==> flow/design.v <==
module axi_master_write #(
    parameter AXI_ID_WD   = 2,
    parameter AXI_DATA_WD = 32,
    parameter AXI_ADDR_WD = 32,
    parameter AXI_STRB_WD = 4
)(
    input                      M_AXI_ACLK,
    input                      M_AXI_ARESETN,    
    input                      w_cmd_valid,
    input  [AXI_ADDR_WD-1 : 0] w_cmd_addr,
    input  [AXI_ID_WD-1   : 0] w_cmd_id,
    input  [1 : 0]             w_cmd_burst,
    input  [2 : 0]             w_cmd_size,
    input  [AXI_ADDR_WD-1 : 0] w_cmd_len,
    output                     w_cmd_ready,
    output                     w_cmd_abort,
    output [AXI_ADDR_WD-1 : 0] M_AXI_AWADDR,
    output [AXI_ID_WD-1   : 0] M_AXI_AWID,
    output [1 : 0]             M_AXI_AWBURST,
    output [2 : 0]             M_AXI_AWSIZE,
    output [7 : 0]             M_AXI_AWLEN,
    output                     M_AXI_AWVALID,
    input                      M_AXI_AWREADY,
    output [AXI_DATA_WD-1 : 0] M_AXI_WDATA,
    output                     M_AXI_WLAST,
    output [AXI_STRB_WD-1 : 0] M_AXI_WSTRB,
    output                     M_AXI_WVALID,
    input                      M_AXI_WREADY,
    input  [AXI_ID_WD-1   : 0] M_AXI_BID,
    input  [1 : 0]             M_AXI_BRESP,
    input                      M_AXI_BVALID,
    output                     M_AXI_BREADY
);
localparam IW = AXI_ID_WD,
           DW = AXI_DATA_WD,
           AW = AXI_ADDR_WD,
           SW = AXI_STRB_WD;
localparam FIXED     = 2'b00,
           INCREMENT = 2'b01,
           WRAP      = 2'b10;
localparam ADDRLSB           = $clog2(DW) - 3;
localparam T_LGMAXBURST      = $clog2((4096 << 3) / DW);
localparam LGMAXBURST        = (T_LGMAXBURST < 8) ? T_LGMAXBURST : 8;
localparam LGMAX_FIXED_BURST = (T_LGMAXBURST < 4) ? T_LGMAXBURST : 4;
localparam AWT               = AW - ADDRLSB;
reg w_busy;
reg w_complete_combo;
reg pre_start;
reg start_burst_combo;
reg phantom_start;
reg [AW-1  : 0] awaddr;
reg [IW-1  : 0] awid;
reg [AWT-1 : 0] awlent;
reg [1 : 0]     awburst;
reg [2 : 0]     awsize;
reg aw_incr_burst;
reg aw_full_incr_burst;
reg aw_full_fixed_burst;
reg aw_needs_alignment;
reg            axi_awvalid;
reg [IW-1 : 0] axi_awid;
reg [AW-1 : 0] axi_awaddr;
reg [1 : 0]    axi_awburst;
reg [7 : 0]    axi_awlen;
reg [2 : 0]    axi_awsize;
reg [DW-1 : 0] axi_wdata;
reg [SW-1 : 0] axi_wstrb;
reg            axi_wlast;
reg            axi_wvalid;
reg            axi_bready;
reg [AWT-1 : 0] aw_requests_remaining;
reg [AWT-1 : 0] aw_next_remaining_combo;
reg aw_next_full_incr_burst_remaining_combo;
reg aw_none_incr_burst_remaining;
reg aw_none_incr_burst_remaining_combo;
reg aw_next_full_fixed_burst_remaining_combo;
reg aw_none_fixed_burst_remaining;
reg aw_none_fixed_burst_remaining_combo;
reg [LGMAXBURST-1 : 0] addr_align_combo;
reg [LGMAXBURST   : 0] initial_burst_len_combo;
reg [LGMAXBURST   : 0] wr_max_burst;
reg [LGMAXBURST   : 0] wr_beats_cnt;
reg axi_abort_pending;
wire w_fire     = w_cmd_valid   && w_cmd_ready;
wire awfire     = M_AXI_AWVALID && M_AXI_AWREADY;
wire wfire      = M_AXI_WVALID  && M_AXI_WREADY;
wire bfire      = M_AXI_BVALID  && M_AXI_BREADY;
wire last_wfire = M_AXI_WLAST   && wfire;
wire aw_pending = M_AXI_AWVALID && !M_AXI_AWREADY;
wire w_pending  = M_AXI_WVALID  && !M_AXI_WREADY;
always @(posedge M_AXI_ACLK) begin
    if (!M_AXI_ARESETN) begin
        w_busy <= 1'b0;
    end
    else if (w_fire) begin
        w_busy <= 1'b1;
    end
    else if (w_complete_combo) begin
        w_busy <= 1'b0;
    end
end
always @(posedge M_AXI_ACLK) begin
    if (!w_busy) begin
        pre_start <= 1'b1;
    end
    else begin
        pre_start <= 1'b0;
    end
end
always @(*) begin
    start_burst_combo = !(aw_incr_burst ? aw_none_incr_burst_remaining : aw_none_fixed_burst_remaining);
    if (!w_busy || axi_abort_pending) begin
        start_burst_combo = 1'b0;
    end
    if (axi_awvalid || pre_start) begin
        start_burst_combo = 1'b0;
    end
    if (M_AXI_WVALID && !(M_AXI_WLAST && M_AXI_WREADY)) begin
        start_burst_combo = 1'b0;
    end
end
always @(posedge M_AXI_ACLK) begin
    if (!w_busy) begin
        phantom_start <= 1'b0;
    end
    else begin
        phantom_start <= start_burst_combo;
    end
end
always @(posedge M_AXI_ACLK) begin
    if (!M_AXI_ARESETN) begin
        axi_awvalid <= 1'b0;
    end
    else if (!aw_pending) begin
        axi_awvalid <= start_burst_combo;
    end
end
always @(*) begin
    if (!w_busy) begin
        w_complete_combo = 1'b0;
    end
    else begin
        w_complete_combo = last_wfire && (aw_incr_burst ? aw_none_incr_burst_remaining : aw_none_fixed_burst_remaining);
        if (axi_abort_pending && !axi_wvalid && !axi_awvalid) begin
            w_complete_combo = 1'b1;
        end
    end
end
always @(posedge M_AXI_ACLK) begin
    if (!w_busy) begin
        axi_abort_pending <= 1'b0;
    end
    else if (bfire && M_AXI_BRESP[1]) begin
        axi_abort_pending <= 1'b1;
    end
end
always @(posedge M_AXI_ACLK) begin
    if (!M_AXI_ARESETN) begin
        awburst <= INCREMENT;
        awsize  <= 'b0;
        awlent  <= 'b0;
        awid    <= 'b0;
        awaddr  <= 'b0;
        aw_incr_burst       <= 1'b1;
        aw_full_incr_burst  <= 1'b0;
        aw_full_fixed_burst <= 1'b0; 
    end
    else if (!w_busy) begin 
        awburst <= w_cmd_burst;
        awsize  <= w_cmd_size;
        awlent  <= w_cmd_len[AW-1 : ADDRLSB];
        awid    <= w_cmd_id;
        awaddr  <= w_cmd_addr;
        aw_incr_burst       <= (w_cmd_burst == INCREMENT);
        aw_full_incr_burst  <= |w_cmd_len[AW-1 : (ADDRLSB+LGMAXBURST)];
        aw_full_fixed_burst <= |w_cmd_len[AW-1 : (ADDRLSB+LGMAX_FIXED_BURST)];
    end
end
always @(posedge M_AXI_ACLK) begin
    if (!aw_pending) begin
        axi_awburst <= awburst;
        axi_awid    <= awid;
        axi_awsize  <= awsize;
    end
end
wire [LGMAXBURST : 0] aw_align_sum = {1'b0, w_cmd_addr[(ADDRLSB+LGMAXBURST-1) : ADDRLSB]} + {1'b0, w_cmd_len[(ADDRLSB+LGMAXBURST-1) : ADDRLSB]};
always @(posedge M_AXI_ACLK) begin
    if (!w_busy) begin
        aw_needs_alignment <= 1'b0;
        if (|w_cmd_addr[(ADDRLSB+LGMAXBURST-1) : ADDRLSB]) begin
            if (|w_cmd_len[AW-1 : (LGMAXBURST+ADDRLSB)]) begin
                aw_needs_alignment <= 1'b1;
            end
            else if (aw_align_sum[LGMAXBURST]) begin
                aw_needs_alignment <= 1'b1;
            end
        end
    end
end
always @(*) begin
    addr_align_combo        = 1'b1 + (~awaddr[(ADDRLSB+LGMAXBURST-1) : ADDRLSB]);
    initial_burst_len_combo = (1 << LGMAXBURST);
    if (!aw_incr_burst) begin
        initial_burst_len_combo = (1 << LGMAX_FIXED_BURST);
        if (!aw_full_fixed_burst) begin
            initial_burst_len_combo = {1'b0, awlent[LGMAXBURST-1 : 0]};
        end
    end
    else if (aw_needs_alignment) begin
        initial_burst_len_combo = {1'b0, addr_align_combo};
    end
    else if (!aw_full_incr_burst) begin
        initial_burst_len_combo = {1'b0, awlent[LGMAXBURST-1 : 0]};
    end
end
always @(posedge M_AXI_ACLK) begin
    if (pre_start) begin
        wr_max_burst <= initial_burst_len_combo;
    end
    else if (phantom_start) begin
        if (aw_incr_burst) begin
            if (!aw_next_full_incr_burst_remaining_combo) begin
                wr_max_burst <= {1'b0, aw_next_remaining_combo[7 : 0]};
            end
            else begin
                wr_max_burst <= (1 << LGMAXBURST);
            end
        end
        else begin
            if (!aw_next_full_fixed_burst_remaining_combo) begin
                wr_max_burst <= {4'b0, aw_next_remaining_combo[3 : 0]};
            end
            else begin
                wr_max_burst <= (1 << LGMAX_FIXED_BURST);
            end
        end
    end
end
always @(posedge M_AXI_ACLK) begin
    if (!aw_pending) begin
        axi_awlen <= wr_max_burst - 1'b1;
    end
end
always @(posedge M_AXI_ACLK) begin
    if (pre_start) begin
        aw_requests_remaining         <= awlent;
        aw_none_incr_burst_remaining  <= 1'b0;
        aw_none_fixed_burst_remaining <= 1'b0;
    end
    else if (phantom_start) begin
        aw_requests_remaining         <= aw_next_remaining_combo;
        aw_none_incr_burst_remaining  <= aw_none_incr_burst_remaining_combo;
        aw_none_fixed_burst_remaining <= aw_none_fixed_burst_remaining_combo;
    end
    else if (axi_abort_pending) begin
        aw_requests_remaining         <= 'b0;
        aw_none_incr_burst_remaining  <= 1'b1;
        aw_none_fixed_burst_remaining <= 1'b1;
    end
end
always @(*) begin
    aw_next_remaining_combo                  = aw_requests_remaining - ({(LGMAXBURST+1){phantom_start}} & wr_max_burst);
    aw_next_full_incr_burst_remaining_combo  = |aw_next_remaining_combo[AWT-1 : LGMAXBURST];
    aw_next_full_fixed_burst_remaining_combo = |aw_next_remaining_combo[AWT-1 : LGMAX_FIXED_BURST];
    aw_none_incr_burst_remaining_combo       = !aw_next_full_incr_burst_remaining_combo && !(|aw_next_remaining_combo[LGMAXBURST-1 : 0]);
    aw_none_fixed_burst_remaining_combo      = !aw_next_full_fixed_burst_remaining_combo && !(|aw_next_remaining_combo[LGMAX_FIXED_BURST-1 : 0]);
end
always @(posedge M_AXI_ACLK) begin
    if (!w_busy) begin
        axi_awaddr <= w_cmd_addr;
    end
    else if (awfire) begin
        axi_awaddr[ADDRLSB-1 : 0] <= 'b0;
        if (aw_incr_burst) begin
            axi_awaddr[AW-1 : ADDRLSB] <=axi_awaddr[AW-1 : ADDRLSB] + axi_awlen + 1'b1;
        end
    end
end
always @(posedge M_AXI_ACLK) begin
    if (!M_AXI_ARESETN) begin
        axi_wvalid <= 1'b0;
    end
    else if (!w_pending) begin
        if (last_wfire) begin
            axi_wvalid <= 1'b0;
        end
        if (start_burst_combo) begin
            axi_wvalid <= 1'b1;
        end
    end
end
always @(posedge M_AXI_ACLK) begin
    if (!M_AXI_ARESETN) begin
        wr_beats_cnt  <= 'b0;
    end
    else begin
        case ({phantom_start,  wfire})
            2'b00: begin end
            2'b01: begin
                wr_beats_cnt  <= wr_beats_cnt - 1'b1;
            end
            2'b10: begin
                wr_beats_cnt  <= wr_beats_cnt + wr_max_burst;
            end
            2'b11: begin
                wr_beats_cnt  <= wr_beats_cnt + M_AXI_AWLEN;
            end
        endcase
    end
end
always @(posedge M_AXI_ACLK) begin
    if (!M_AXI_ARESETN) begin
        axi_wdata <= 'b0;
    end
    else if (wfire) begin
        axi_wdata <= axi_wdata + 1'b1;
        if (M_AXI_WLAST) begin
            axi_wdata <= 'b0;
        end
    end
end
always @(posedge M_AXI_ACLK) begin
    if (!w_busy) begin
        axi_wlast <= (awlent == 'b1);
    end
    else if (!w_pending) begin
        if (start_burst_combo) begin
            axi_wlast <= (wr_max_burst == 'b1);
        end
        else if (phantom_start) begin
            axi_wlast <= (M_AXI_AWLEN == 'b1);
        end
        else begin
            axi_wlast <= (wr_beats_cnt == 2);
        end
    end
end
always @(posedge M_AXI_ACLK) begin
    if (!w_pending) begin
        axi_wstrb <= axi_abort_pending ? 'b0 : {SW{1'b1}};
    end
end 
always @(posedge M_AXI_ACLK) begin
    if (!M_AXI_ARESETN) begin
        axi_bready <= 1'b0;
    end 
    else if (last_wfire) begin
        axi_bready <= 1'b1;
    end
    else if (bfire) begin
        axi_bready <= 1'b0;
    end
end
assign w_cmd_ready   = !w_busy && !axi_abort_pending;
assign w_cmd_abort   = axi_abort_pending;
assign M_AXI_AWVALID = axi_awvalid;
assign M_AXI_AWADDR  = axi_awaddr;
assign M_AXI_AWID    = axi_awid;
assign M_AXI_AWBURST = axi_awburst;
assign M_AXI_AWSIZE  = axi_awsize;
assign M_AXI_AWLEN   = axi_awlen;
assign M_AXI_WVALID  = axi_wvalid;
assign M_AXI_WDATA   = axi_wdata;
assign M_AXI_WSTRB   = axi_wstrb;
assign M_AXI_WLAST   = axi_wlast;
assign M_AXI_BREADY  = axi_bready;
endmodule
module axi_master_read #(
    parameter AXI_ID_WD   = 2,
    parameter AXI_DATA_WD = 32,
    parameter AXI_ADDR_WD = 32,
    parameter AXI_STRB_WD = 4
)(
    input                      M_AXI_ACLK,
    input                      M_AXI_ARESETN,    
    input                      r_cmd_valid,
    input  [AXI_ADDR_WD-1 : 0] r_cmd_addr,
    input  [AXI_ID_WD-1   : 0] r_cmd_id,
    input  [1 : 0]             r_cmd_burst,
    input  [2 : 0]             r_cmd_size,
    input  [AXI_ADDR_WD-1 : 0] r_cmd_len,
    output                     r_cmd_ready,
    output                     r_cmd_abort,
    output [AXI_ADDR_WD-1 : 0] M_AXI_ARADDR,
    output [AXI_ID_WD-1   : 0] M_AXI_ARID,
    output [1 : 0]             M_AXI_ARBURST,
    output [2 : 0]             M_AXI_ARSIZE,
    output [7 : 0]             M_AXI_ARLEN,
    output                     M_AXI_ARVALID,
    input                      M_AXI_ARREADY,
    input  [AXI_DATA_WD-1 : 0] M_AXI_RDATA,
    input                      M_AXI_RLAST,
    input  [AXI_ID_WD-1   : 0] M_AXI_RID,
    input  [1 : 0]             M_AXI_RRESP,
    input                      M_AXI_RVALID,
    output                     M_AXI_RREADY
);
localparam IW = AXI_ID_WD,
           DW = AXI_DATA_WD,
           AW = AXI_ADDR_WD,
           SW = AXI_STRB_WD;
localparam FIXED     = 2'b00,
           INCREMENT = 2'b01,
           WRAP      = 2'b10;
localparam ADDRLSB           = $clog2(DW) - 3;
localparam T_LGMAXBURST      = $clog2((4096 << 3) / DW);
localparam LGMAXBURST        = (T_LGMAXBURST < 8) ? T_LGMAXBURST : 8;
localparam LGMAX_FIXED_BURST = (T_LGMAXBURST < 4) ? T_LGMAXBURST : 4;
localparam AWT               = AW - ADDRLSB;
reg r_busy;
reg r_complete_combo;
reg pre_start;
reg start_burst_combo;
reg phantom_start;
reg [AW-1  : 0] araddr;
reg [IW-1  : 0] arid;
reg [AWT-1 : 0] arlent;
reg [1 : 0]     arburst;
reg [2 : 0]     arsize;
reg ar_incr_burst;
reg ar_full_incr_burst;
reg ar_full_fixed_burst;
reg ar_needs_alignment;
reg            axi_arvalid;
reg [IW-1 : 0] axi_arid;
reg [AW-1 : 0] axi_araddr;
reg [1 : 0]    axi_arburst;
reg [7 : 0]    axi_arlen;
reg [2 : 0]    axi_arsize;
reg            axi_rready;
reg [AWT-1 : 0] ar_requests_remaining;
reg [AWT-1 : 0] ar_next_remaining_combo;
reg ar_next_full_incr_burst_remaining_combo;
reg ar_none_incr_burst_remaining;
reg ar_none_incr_burst_remaining_combo;
reg ar_next_full_fixed_burst_remaining_combo;
reg ar_none_fixed_burst_remaining;
reg ar_none_fixed_burst_remaining_combo;
reg [LGMAXBURST-1 : 0] addr_align_combo;
reg [LGMAXBURST   : 0] initial_burst_len_combo;
reg [LGMAXBURST   : 0] rd_max_burst;
reg [9 : 0] ar_burst_outstanding;
reg         ar_last_outstanding;
reg axi_abort_pending;
wire r_fire     = r_cmd_valid   && r_cmd_ready;
wire arfire     = M_AXI_ARVALID && M_AXI_ARREADY;
wire rfire      = M_AXI_RVALID  && M_AXI_RREADY;
wire last_rfire = M_AXI_RLAST   && rfire;
wire ar_pending = M_AXI_ARVALID && !M_AXI_ARREADY;
always @(posedge M_AXI_ACLK) begin
    if (!M_AXI_ARESETN) begin
        r_busy <= 1'b0;
    end
    else if (r_fire) begin
        r_busy <= 1'b1;
    end
    else if (r_complete_combo) begin
        r_busy <= 1'b0;
    end
end
always @(posedge M_AXI_ACLK) begin
    if (!r_busy) begin
        pre_start <= 1'b1;
    end
    else begin
        pre_start <= 1'b0;
    end
end
always @(*) begin
    start_burst_combo = !(ar_incr_burst ? ar_none_incr_burst_remaining : ar_none_fixed_burst_remaining);
    if (!r_busy || axi_abort_pending) begin
        start_burst_combo = 1'b0;
    end
    if (axi_arvalid || pre_start) begin
        start_burst_combo = 1'b0;
    end
end
always @(posedge M_AXI_ACLK) begin
    if (!r_busy) begin
        phantom_start <= 1'b0;
    end
    else begin
        phantom_start <= start_burst_combo;
    end
end
always @(posedge M_AXI_ACLK) begin
    if (!M_AXI_ARESETN) begin
        axi_arvalid <= 1'b0;
    end
    else if (!ar_pending) begin
        axi_arvalid <= start_burst_combo;
    end
end
always @(*) begin
    if (!r_busy) begin
        r_complete_combo = 1'b0;
    end
    else begin
        r_complete_combo = !pre_start && !phantom_start
                        && (ar_incr_burst ? ar_none_incr_burst_remaining : ar_none_fixed_burst_remaining)
                        && ((ar_burst_outstanding == 'b0) || (last_rfire && ar_last_outstanding));
    end
end
always @(posedge M_AXI_ACLK) begin
    if (!M_AXI_ARESETN) begin
        ar_burst_outstanding <= 'b0;
        ar_last_outstanding  <= 1'b0;
    end
    else begin
        if (phantom_start && !last_rfire) begin
            ar_burst_outstanding <= ar_burst_outstanding + 1'b1;
            ar_last_outstanding  <= (ar_burst_outstanding == 1'b0);
        end
        if (last_rfire && !phantom_start) begin
            ar_burst_outstanding <= ar_burst_outstanding - 1'b1;
            ar_last_outstanding  <= (ar_burst_outstanding == 'd2);
        end
    end
end
always @(posedge M_AXI_ACLK) begin
    if (!r_busy) begin
        axi_abort_pending <= 1'b0;
    end
    else if (rfire && M_AXI_RRESP[1]) begin
        axi_abort_pending <= 1'b1;
    end
end
always @(posedge M_AXI_ACLK) begin
    if (!M_AXI_ARESETN) begin
        arburst <= INCREMENT;
        arsize  <= 'b0;
        arlent  <= 'b0;
        arid    <= 'b0;
        araddr  <= 'b0;
        ar_incr_burst       <= 1'b1;
        ar_full_incr_burst  <= 1'b0;
        ar_full_fixed_burst <= 1'b0; 
    end
    else if (!r_busy) begin 
        arburst <= r_cmd_burst;
        arsize  <= r_cmd_size;
        arlent  <= r_cmd_len[AW-1 : ADDRLSB];
        arid    <= r_cmd_id;
        araddr  <= r_cmd_addr;
        ar_incr_burst       <= (r_cmd_burst == INCREMENT);
        ar_full_incr_burst  <= |r_cmd_len[AW-1 : (ADDRLSB+LGMAXBURST)];
        ar_full_fixed_burst <= |r_cmd_len[AW-1 : (ADDRLSB+LGMAX_FIXED_BURST)];
    end
end
always @(posedge M_AXI_ACLK) begin
    if (!ar_pending) begin
        axi_arburst <= arburst;
        axi_arid    <= arid;
        axi_arsize  <= arsize;
    end
end
wire [LGMAXBURST : 0] ar_align_sum = {1'b0, r_cmd_addr[(ADDRLSB+LGMAXBURST-1) : ADDRLSB]} + {1'b0, r_cmd_len[(ADDRLSB+LGMAXBURST-1) : ADDRLSB]};
always @(posedge M_AXI_ACLK) begin
    if (!r_busy) begin
        ar_needs_alignment <= 1'b0;
        if (|r_cmd_addr[(ADDRLSB+LGMAXBURST-1) : ADDRLSB]) begin
            if (|r_cmd_len[AW-1 : (LGMAXBURST+ADDRLSB)]) begin
                ar_needs_alignment <= 1'b1;
            end
            else if (ar_align_sum[LGMAXBURST]) begin
                ar_needs_alignment <= 1'b1;
            end
        end
    end
end
always @(*) begin
    addr_align_combo        = 1'b1 + (~araddr[(ADDRLSB+LGMAXBURST-1) : ADDRLSB]);
    initial_burst_len_combo = (1 << LGMAXBURST);
    if (!ar_incr_burst) begin
        initial_burst_len_combo = (1 << LGMAX_FIXED_BURST);
        if (!ar_full_fixed_burst) begin
            initial_burst_len_combo = {1'b0, arlent[LGMAXBURST-1 : 0]};
        end
    end
    else if (ar_needs_alignment) begin
        initial_burst_len_combo = {1'b0, addr_align_combo};
    end
    else if (!ar_full_incr_burst) begin
        initial_burst_len_combo = {1'b0, arlent[LGMAXBURST-1 : 0]};
    end
end
always @(posedge M_AXI_ACLK) begin
    if (pre_start) begin
        rd_max_burst <= initial_burst_len_combo;
    end
    else if (phantom_start) begin
        if (ar_incr_burst) begin
            if (!ar_next_full_incr_burst_remaining_combo) begin
                rd_max_burst <= {1'b0, ar_next_remaining_combo[7 : 0]};
            end
            else begin
                rd_max_burst <= (1 << LGMAXBURST);
            end
        end
        else begin
            if (!ar_next_full_fixed_burst_remaining_combo) begin
                rd_max_burst <= {4'b0, ar_next_remaining_combo[3 : 0]};
            end
            else begin
                rd_max_burst <= (1 << LGMAX_FIXED_BURST);
            end
        end
    end
end
always @(posedge M_AXI_ACLK) begin
    if (!ar_pending) begin
        axi_arlen <= rd_max_burst - 1'b1;
    end
end
always @(posedge M_AXI_ACLK) begin
    if (pre_start) begin
        ar_requests_remaining         <= arlent;
        ar_none_incr_burst_remaining  <= 1'b0;
        ar_none_fixed_burst_remaining <= 1'b0;
    end
    else if (phantom_start) begin
        ar_requests_remaining         <= ar_next_remaining_combo;
        ar_none_incr_burst_remaining  <= ar_none_incr_burst_remaining_combo;
        ar_none_fixed_burst_remaining <= ar_none_fixed_burst_remaining_combo;
    end
    else if (axi_abort_pending) begin
        ar_requests_remaining         <= 'b0;
        ar_none_incr_burst_remaining  <= 1'b1;
        ar_none_fixed_burst_remaining <= 1'b1;
    end
end
always @(*) begin
    ar_next_remaining_combo                  = ar_requests_remaining - ({(LGMAXBURST+1){phantom_start}} & rd_max_burst);
    ar_next_full_incr_burst_remaining_combo  = |ar_next_remaining_combo[AWT-1 : LGMAXBURST];
    ar_next_full_fixed_burst_remaining_combo = |ar_next_remaining_combo[AWT-1 : LGMAX_FIXED_BURST];
    ar_none_incr_burst_remaining_combo       = !ar_next_full_incr_burst_remaining_combo && !(|ar_next_remaining_combo[LGMAXBURST-1 : 0]);
    ar_none_fixed_burst_remaining_combo      = !ar_next_full_fixed_burst_remaining_combo && !(|ar_next_remaining_combo[LGMAX_FIXED_BURST-1 : 0]);
end
always @(posedge M_AXI_ACLK) begin
    if (!r_busy) begin
        axi_araddr <= r_cmd_addr;
    end
    else if (arfire) begin
        axi_araddr[ADDRLSB-1 : 0] <= 'b0;
        if (ar_incr_burst) begin
            axi_araddr[AW-1 : ADDRLSB] <=axi_araddr[AW-1 : ADDRLSB] + axi_arlen + 1'b1;
        end
    end
end
always @(posedge M_AXI_ACLK) begin
    if (!M_AXI_ARESETN) begin
        axi_rready <= 1'b0;
    end 
    else if (arfire) begin
        axi_rready <= 1'b1;
    end
    else if (r_complete_combo) begin
        axi_rready <= 1'b0;
    end
end
assign r_cmd_ready   = !r_busy && !axi_abort_pending;
assign r_cmd_abort   = axi_abort_pending;
assign M_AXI_ARVALID = axi_arvalid;
assign M_AXI_ARADDR  = axi_araddr;
assign M_AXI_ARID    = axi_arid;
assign M_AXI_ARBURST = axi_arburst;
assign M_AXI_ARSIZE  = axi_arsize;
assign M_AXI_ARLEN   = axi_arlen;
assign M_AXI_RREADY  = axi_rready;
endmodule
module DMAC #(
    parameter AXI_ID_WD   = 2,
    parameter AXI_DATA_WD = 32,
    parameter AXI_ADDR_WD = 32,
    parameter AXI_STRB_WD = 4
)(
    input                      AXI_ACLK,
    input                      AXI_ARESETN,    
    input                      cmd_valid,
    input  [AXI_ADDR_WD-1 : 0] cmd_addr,
    input  [AXI_ID_WD-1   : 0] cmd_id,
    input  [1 : 0]             cmd_burst,
    input  [2 : 0]             cmd_size,
    input  [AXI_ADDR_WD-1 : 0] cmd_len,
    output                     cmd_ready,
    output                     cmd_abort,
    output [AXI_ADDR_WD-1 : 0] AXI_AWADDR,
    output [AXI_ID_WD-1   : 0] AXI_AWID,
    output [1 : 0]             AXI_AWBURST,
    output [2 : 0]             AXI_AWSIZE,
    output [7 : 0]             AXI_AWLEN,
    output                     AXI_AWVALID,
    input                      AXI_AWREADY,
    output [AXI_DATA_WD-1 : 0] AXI_WDATA,
    output [AXI_STRB_WD-1 : 0] AXI_WSTRB,
    output                     AXI_WLAST,
    output                     AXI_WVALID,
    input                      AXI_WREADY,
    input  [AXI_ID_WD-1   : 0] AXI_BID,
    input  [1 : 0]             AXI_BRESP,
    input                      AXI_BVALID,
    output                     AXI_BREADY,
    output [AXI_ADDR_WD-1 : 0] AXI_ARADDR,
    output [AXI_ID_WD-1   : 0] AXI_ARID,
    output [1 : 0]             AXI_ARBURST,
    output [2 : 0]             AXI_ARSIZE,
    output [7 : 0]             AXI_ARLEN,
    output                     AXI_ARVALID,
    input                      AXI_ARREADY,
    input  [AXI_DATA_WD-1 : 0] AXI_RDATA,
    input                      AXI_RLAST,
    input  [AXI_ID_WD-1   : 0] AXI_RID,
    input  [1 : 0]             AXI_RRESP,
    input                      AXI_RVALID,
    output                     AXI_RREADY
);
wire w_cmd_ready, r_cmd_ready;
wire w_cmd_abort, r_cmd_abort;
assign cmd_ready = w_cmd_ready && r_cmd_ready;
assign cmd_abort = w_cmd_abort || r_cmd_abort;
wire cmd_valid_both = cmd_valid && cmd_ready;
axi_master_write #(
    .AXI_ID_WD(AXI_ID_WD),
    .AXI_DATA_WD(AXI_DATA_WD),
    .AXI_ADDR_WD(AXI_ADDR_WD),
    .AXI_STRB_WD(AXI_STRB_WD)
) axi_master_write(
    .M_AXI_ACLK(AXI_ACLK),
    .M_AXI_ARESETN(AXI_ARESETN),    
    .w_cmd_valid(cmd_valid_both),
    .w_cmd_addr(cmd_addr),
    .w_cmd_id(cmd_id),
    .w_cmd_burst(cmd_burst),
    .w_cmd_size(cmd_size),
    .w_cmd_len(cmd_len),
    .w_cmd_ready(w_cmd_ready),
    .w_cmd_abort(w_cmd_abort),
    .M_AXI_AWADDR(AXI_AWADDR),
    .M_AXI_AWID(AXI_AWID),
    .M_AXI_AWBURST(AXI_AWBURST),
    .M_AXI_AWSIZE(AXI_AWSIZE),
    .M_AXI_AWLEN(AXI_AWLEN),
    .M_AXI_AWVALID(AXI_AWVALID),
    .M_AXI_AWREADY(AXI_AWREADY),
    .M_AXI_WDATA(AXI_WDATA),
    .M_AXI_WLAST(AXI_WLAST),
    .M_AXI_WSTRB(AXI_WSTRB),
    .M_AXI_WVALID(AXI_WVALID),
    .M_AXI_WREADY(AXI_WREADY),
    .M_AXI_BID(AXI_BID),
    .M_AXI_BRESP(AXI_BRESP),
    .M_AXI_BVALID(AXI_BVALID),
    .M_AXI_BREADY(AXI_BREADY)
);
axi_master_read #(
    .AXI_ID_WD(AXI_ID_WD),
    .AXI_DATA_WD(AXI_DATA_WD),
    .AXI_ADDR_WD(AXI_ADDR_WD),
    .AXI_STRB_WD(AXI_STRB_WD)
) axi_master_read(
    .M_AXI_ACLK(AXI_ACLK),
    .M_AXI_ARESETN(AXI_ARESETN),    
    .r_cmd_valid(cmd_valid_both),
    .r_cmd_addr(cmd_addr),
    .r_cmd_id(cmd_id),
    .r_cmd_burst(cmd_burst),
    .r_cmd_size(cmd_size),
    .r_cmd_len(cmd_len),
    .r_cmd_ready(r_cmd_ready),
    .r_cmd_abort(r_cmd_abort),
    .M_AXI_ARADDR(AXI_ARADDR),
    .M_AXI_ARID(AXI_ARID),
    .M_AXI_ARBURST(AXI_ARBURST),
    .M_AXI_ARSIZE(AXI_ARSIZE),
    .M_AXI_ARLEN(AXI_ARLEN),
    .M_AXI_ARVALID(AXI_ARVALID),
    .M_AXI_ARREADY(AXI_ARREADY),
    .M_AXI_RDATA(AXI_RDATA),
    .M_AXI_RLAST(AXI_RLAST),
    .M_AXI_RVALID(AXI_RVALID),
    .M_AXI_RREADY(AXI_RREADY),
    .M_AXI_RID(AXI_RID),
    .M_AXI_RRESP(AXI_RRESP)
);
endmodule
Lab notebook: DMAC

### From RTL to reports: DMAC

Each step is given for the RTL above and for the edited RTL.
Lines under "unedited" count in the file above, lines under "edited" in the edited file.
"change": "edited" minus "unedited" as printed here. "rel. change": 100 x difference / "unedited".
Cell names lack the library's common part.
The mark n/a stands for no value.

* top: DMAC
* clock: AXI_ACLK
* standard-cell library: sky130hd
* library corner: tt_025C_1v80

### Diff

The edit as a unified diff against the file above.
The edit is scripted: it alters the design's behaviour and was not made to optimise anything.

```diff
@@ -84,5 +84,5 @@
 wire w_fire     = w_cmd_valid   && w_cmd_ready;
 wire awfire     = M_AXI_AWVALID && M_AXI_AWREADY;
-wire wfire      = M_AXI_WVALID  && M_AXI_WREADY;
+wire wfire      = M_AXI_WVALID  || M_AXI_WREADY;
 wire bfire      = M_AXI_BVALID  && M_AXI_BREADY;
 wire last_wfire = M_AXI_WLAST   && wfire;
```

### After elaboration

Source: Yosys, flattened and elaborated, memories not mapped. Widths are those after wreduce. Registers that Yosys merges into a memory's read port (data or address) are not register bits. Print and check cells do not count. Equal cells are merged and count once.

Bit counts
* bits in registers: unedited 348, edited 348, change 0, rel. change 0.00%
* input port bits: unedited 120, edited 120, change 0, rel. change 0.00%
* output and inout port bits: unedited 138, edited 138, change 0, rel. change 0.00%
* elaborated cells: unedited 258, edited 258, change 0, rel. change 0.00%

Cells by class
* add/subtract/negate cells: unedited 17, edited 17, change 0, rel. change 0.00%
* equal/unequal tests: unedited 14, edited 14, change 0, rel. change 0.00%
* mux-type cells: unedited 75, edited 75, change 0, rel. change 0.00%
* bitwise operators: unedited 5, edited 5, change 0, rel. change 0.00%
* reduce/logical cells: unedited 90, edited 90, change 0, rel. change 0.00%

Operator list
* logical AND 1 bit: unedited 33, edited 32, change -1, rel. change -3.03%
* logical OR 1 bit: unedited 6, edited 7, change +1, rel. change +16.67%

Operator kinds equal on both sides are left out: 42.

### Depth

Yosys ltp: most cells in a row. Word level: on the elaborated netlist, between registers, memories and ports. Mapped: between sequential cells and ports; inverters and the memories' decode and read muxes count.

Depth
* word-level depth: unedited 8, edited 8, change 0, rel. change 0.00%
* ABC_AREA: unedited 0, edited 0
* gate-level depth with buffers: unedited 16, edited 16, change 0, rel. change 0.00%

### Mapped cells and area

The flow's flattened synthesis, as Yosys stat reports it; memories are mapped. The netlist is that of the ABC_AREA named above (0 if unset); the other value can give another one.

Mapped netlist
* cells in the netlist: unedited 1865, edited 1999, change +134, rel. change +7.18%
* chip area (Yosys) (um^2): unedited 18158.7, edited 18963.2, change +804.5, rel. change +4.43%
* sequential part of the area (um^2): unedited 8588.2, edited 8588.2, change 0.0, rel. change 0.00%
* flip-flops: unedited 341, edited 341, change 0, rel. change 0.00%

Cell types
* nand2_1: unedited 207, edited 234, change +27, rel. change +13.04%
* clkbuf_1: unedited 60, edited 81, change +21, rel. change +35.00%
* nor3_1: unedited 38, edited 58, change +20, rel. change +52.63%
* nand4_1: unedited 21, edited 39, change +18, rel. change +85.71%
* xnor2_1: unedited 84, edited 67, change -17, rel. change -20.24%
* a21oi_1: unedited 91, edited 75, change -16, rel. change -17.58%
* or3_1: unedited 9, edited 25, change +16, rel. change +177.78%
* xor2_1: unedited 83, edited 69, change -14, rel. change -16.87%
* a22oi_1: unedited 13, edited 0, change -13, rel. change -100.00%
* a31oi_1: unedited 3, edited 15, change +12, rel. change +400.00%
* o21ai_0: unedited 102, edited 112, change +10, rel. change +9.80%
* nand3_1: unedited 51, edited 61, change +10, rel. change +19.61%
* a21o_1: unedited 14, edited 24, change +10, rel. change +71.43%
* o31ai_1: unedited 7, edited 17, change +10, rel. change +142.86%
* a21boi_0: unedited 30, edited 21, change -9, rel. change -30.00%
* o22ai_1: unedited 12, edited 3, change -9, rel. change -75.00%
* o21a_1: unedited 8, edited 17, change +9, rel. change +112.50%
* and3_1: unedited 19, edited 27, change +8, rel. change +42.11%

Cell types equal on both sides are left out: 14.
Not every row of either side is listed.
The figures by module come from a second, unflattened synthesis with its own total; it is not the netlist above.

Second synthesis, totals
* cell total of the unflattened synthesis: unedited 2026, edited 2009, change -17, rel. change -0.84%
* area total of the unflattened synthesis (um^2): unedited 19303.5, edited 19173.4, change -130.1, rel. change -0.67%

Rows give one instance, submodules left out.

By module, unedited
* axi_master_write: times used 1, cells 1105, area 10398.7 um^2
* axi_master_read: times used 1, cells 918, area 8886.0 um^2
* DMAC: times used 1, cells 3, area 18.8 um^2

By module, edited
* axi_master_write: times used 1, cells 1088, area 10268.6 um^2
* axi_master_read: times used 1, cells 918, area 8886.0 um^2
* DMAC: times used 1, cells 3, area 18.8 um^2

### Path before layout

Source: OpenSTA report_checks on the synthesized netlist (no wires, ideal clock, input and output delay 20% of the period each), path of least setup slack; recovery checks are left aside. Register names are those of the netlist, which keeps one name where synthesis merged equal registers.

Path post-synthesis
* kind: unedited input-to-reg, edited input-to-reg
* from: unedited input AXI_WREADY, edited input AXI_WREADY
* to: unedited register axi_master_write.wr_beats_cnt[8], edited register axi_master_write.wr_beats_cnt[8]
* clock period (ps): unedited 6500, edited 6500, change 0, rel. change 0.00%
* input delay (ps): unedited 1300, edited 1300, change 0, rel. change 0.00%
* data arrival time (ps): unedited 4313, edited 4371, change +58, rel. change +1.34%
* required time (ps): unedited 6385, edited 6385, change 0, rel. change 0.00%
* slack (ps): unedited 2072, edited 2013, change -59
* path delay (ps): unedited 3128, edited 3186, change +58, rel. change +1.85%
* stages on the path: unedited 15, edited 16, change +1, rel. change +6.67%
* path buffers: unedited 2, edited 3, change +1, rel. change +50.00%
* period reached after synthesis (ps): unedited 4428, edited 4487, change +59, rel. change +1.33%

"path delay" = arrival - input delay + setup time.
"stages on the path" counts driving pins, that of a launching flip-flop among them; a cell with two outputs on the path counts twice.
"period reached after synthesis" is the clock period less the worst setup slack; recovery checks do not enter. This is arithmetic on one report: input and output delays are still those of the set period (20% each).
Between the ends stands the longest chain of elaborated cells between them, by number of cells; it is not shown to be the way that was timed. Of several equally long chains one is given.
Each line given opens the expression or statement behind the cell; cells for indexed reads and writes are added by Yosys, which also makes memories of some case tables.
A register here has more assigning lines than the two given.

Between the ends, post-synthesis, unedited:
* path through: and2_1 -> clkbuf_1 -> clkbuf_1 -> o211ai_1 -> ha_1 -> fa_1 -> a21o_1 -> a21oi_1 -> nor2b_1 -> o21a_1 -> o41ai_1 -> a211oi_1 -> a311oi_1 -> xnor2_1 -> and2_1
* length of the longest elaborated chain: 3

Ends and longest elaborated chain, post-synthesis, unedited
* start: declaration: RTL line 698 `input                      AXI_WREADY,`
* logical AND 1 bit: RTL line 86 `wire wfire      = M_AXI_WVALID  && M_AXI_WREADY;`
* == test 2 bit: RTL line 297 `case ({phantom_start,  wfire})`
* case mux 9 bit (select 3 bit): RTL line 297
* end: assignment: RTL line 300 `wr_beats_cnt  <= wr_beats_cnt - 1'b1;`
* end: assignment: RTL line 303 `wr_beats_cnt  <= wr_beats_cnt + wr_max_burst;`
* end: declaration: RTL line 82 `reg [LGMAXBURST   : 0] wr_beats_cnt;`

Between the ends, post-synthesis, edited:
* path through: or2_2 -> clkbuf_1 -> clkbuf_1 -> buf_1 -> nand2_1 -> o211ai_1 -> ha_1 -> fa_1 -> a21oi_1 -> nor2_1 -> nor2_1 -> o21bai_1 -> a2111oi_0 -> a2111oi_0 -> or3_1 -> and3_1
* length of the longest elaborated chain: 3

Ends and longest elaborated chain, post-synthesis, edited
* start: declaration: RTL line 698 `input                      AXI_WREADY,`
* logical OR 1 bit: RTL line 86 `wire wfire      = M_AXI_WVALID  || M_AXI_WREADY;`
* == test 2 bit: RTL line 297 `case ({phantom_start,  wfire})`
* case mux 9 bit (select 3 bit): RTL line 297
* end: assignment: RTL line 300 `wr_beats_cnt  <= wr_beats_cnt - 1'b1;`
* end: assignment: RTL line 303 `wr_beats_cnt  <= wr_beats_cnt + wr_max_burst;`
* end: declaration: RTL line 82 `reg [LGMAXBURST   : 0] wr_beats_cnt;`

### Path in the finished layout

From the final timing report of the runs of pair A: the path of least setup slack in the routed layout; clock arrival at registers is part of the times.
The path's times are printed in steps of 10 ps; the period is the one set.

Path post-layout
* kind: unedited input-to-reg, edited input-to-reg
* from: unedited input AXI_WREADY, edited input AXI_WREADY
* to: unedited register axi_master_write.wr_beats_cnt[8], edited register axi_master_write.wr_beats_cnt[8]
* clock period (ps): unedited 6500, edited 6500, change 0, rel. change 0.00%
* input delay (ps): unedited 1300, edited 1300, change 0, rel. change 0.00%
* data arrival time (ps): unedited 5070, edited 4920, change -150, rel. change -2.96%
* required time (ps): unedited 6950, edited 6950, change 0, rel. change 0.00%
* slack (ps): unedited 1880, edited 2030, change +150
* stages on the path: unedited 14, edited 14, change 0, rel. change 0.00%
* path buffers: unedited 1, edited 1, change 0, rel. change 0.00%

Between the ends stands the longest chain of elaborated cells between them, by number of cells; it is not shown to be the way that was timed. Of several equally long chains one is given.
A register here has more assigning lines than the two given.

Between the ends, post-layout, unedited:
* path through: clkdlybuf4s50_1 -> and2_1 -> o211ai_1 -> ha_1 -> fa_1 -> a21o_1 -> a21oi_1 -> nor2b_1 -> o21a_1 -> o41ai_1 -> a211oi_1 -> a311oi_1 -> xnor2_1 -> and2_1
* length of the longest elaborated chain: 3

Ends and longest elaborated chain, post-layout, unedited
* start: declaration: RTL line 698 `input                      AXI_WREADY,`
* logical AND 1 bit: RTL line 86 `wire wfire      = M_AXI_WVALID  && M_AXI_WREADY;`
* == test 2 bit: RTL line 297 `case ({phantom_start,  wfire})`
* case mux 9 bit (select 3 bit): RTL line 297
* end: assignment: RTL line 300 `wr_beats_cnt  <= wr_beats_cnt - 1'b1;`
* end: assignment: RTL line 303 `wr_beats_cnt  <= wr_beats_cnt + wr_max_burst;`
* end: declaration: RTL line 82 `reg [LGMAXBURST   : 0] wr_beats_cnt;`

Between the ends, post-layout, edited:
* path through: clkdlybuf4s50_1 -> or2_2 -> nand2_1 -> o211ai_1 -> ha_1 -> fa_1 -> a21oi_1 -> nor2_1 -> nor2_1 -> o21bai_1 -> a2111oi_0 -> a2111oi_0 -> or3_1 -> and3_1
* length of the longest elaborated chain: 3

Ends and longest elaborated chain, post-layout, edited
* start: declaration: RTL line 698 `input                      AXI_WREADY,`
* logical OR 1 bit: RTL line 86 `wire wfire      = M_AXI_WVALID  || M_AXI_WREADY;`
* == test 2 bit: RTL line 297 `case ({phantom_start,  wfire})`
* case mux 9 bit (select 3 bit): RTL line 297
* end: assignment: RTL line 300 `wr_beats_cnt  <= wr_beats_cnt - 1'b1;`
* end: assignment: RTL line 303 `wr_beats_cnt  <= wr_beats_cnt + wr_max_burst;`
* end: declaration: RTL line 82 `reg [LGMAXBURST   : 0] wr_beats_cnt;`

### Measured runs

Both versions went through the flow (Yosys, OpenROAD) with the same settings in each pair. Constraints: input delay and output delay 20% of the set period each, output load 0.01 pF.

Settings, pair A:
* CORE_UTILIZATION: 40
* period_ns: 6.5
* CAP_MARGIN: 20
* CORE_MARGIN: 2
* SLEW_MARGIN: 20

Final reports, pair A
* area of the synthesized netlist (um^2): unedited 18158.7, edited 18963.2, change +804.5, rel. change +4.43%
* overall die area (um^2): unedited 47117.2, edited 49166.4, change +2049.2, rel. change +4.35%
* standard-cell area after layout (um^2): unedited 22132.5, edited 22958.3, change +825.8, rel. change +3.73%
* post-route utilization (%): unedited 49.1, edited 49.2, change +0.1
* setup slack of the critical path (ps): unedited 1878, edited 2032, change +154
* summed negative setup slack (ps): unedited 0, edited 0, change 0
* worst hold slack after layout (ps): unedited 432, edited 427, change -5
* total power of the final layout (µW): unedited 6880, edited 7220, change +340, rel. change +4.94%
* period achieved (ps): unedited 4622, edited 4468, change -154, rel. change -3.33%

Settings, pair B:
* CELL_PAD_IN_SITES_DETAIL_PLACEMENT: 2
* CELL_PAD_IN_SITES_GLOBAL_PLACEMENT: 3
* CORE_MARGIN: 7
* CORE_UTILIZATION: 32
* CTS_CLUSTER_SIZE: 88
* HOLD_SLACK_MARGIN: 0.16
* MAX_ROUTING_LAYER: met5
* PLACE_DENSITY_LB_ADDON: 0.08
* SETUP_SLACK_MARGIN: 0.34
* period_ns: 5.05
* CAP_MARGIN: 20
* SLEW_MARGIN: 20

Final reports, pair B
* area of the synthesized netlist (um^2): unedited 18158.7, edited 18963.2, change +804.5, rel. change +4.43%
* overall die area (um^2): unedited 63612.4, edited 66272.8, change +2660.4, rel. change +4.18%
* standard-cell area after layout (um^2): unedited 22644.2, edited 23404.9, change +760.7, rel. change +3.36%
* post-route utilization (%): unedited 40.2, edited 39.8, change -0.4
* setup slack of the critical path (ps): unedited 709, edited 617, change -92
* summed negative setup slack (ps): unedited 0, edited 0, change 0
* worst hold slack after layout (ps): unedited 432, edited 433, change +1
* total power of the final layout (µW): unedited 9390, edited 9826, change +436, rel. change +4.64%
* period achieved (ps): unedited 4341, edited 4433, change +92, rel. change +2.12%

"period achieved" means the clock period less the worst setup slack. The figure is calculated, with input and output delays left at 20% of the set period.
By "total power of the final layout" is meant OpenSTA's value without simulated activity: inputs other than the clock are taken to toggle once in ten clock periods, and the tool carries that through the logic.
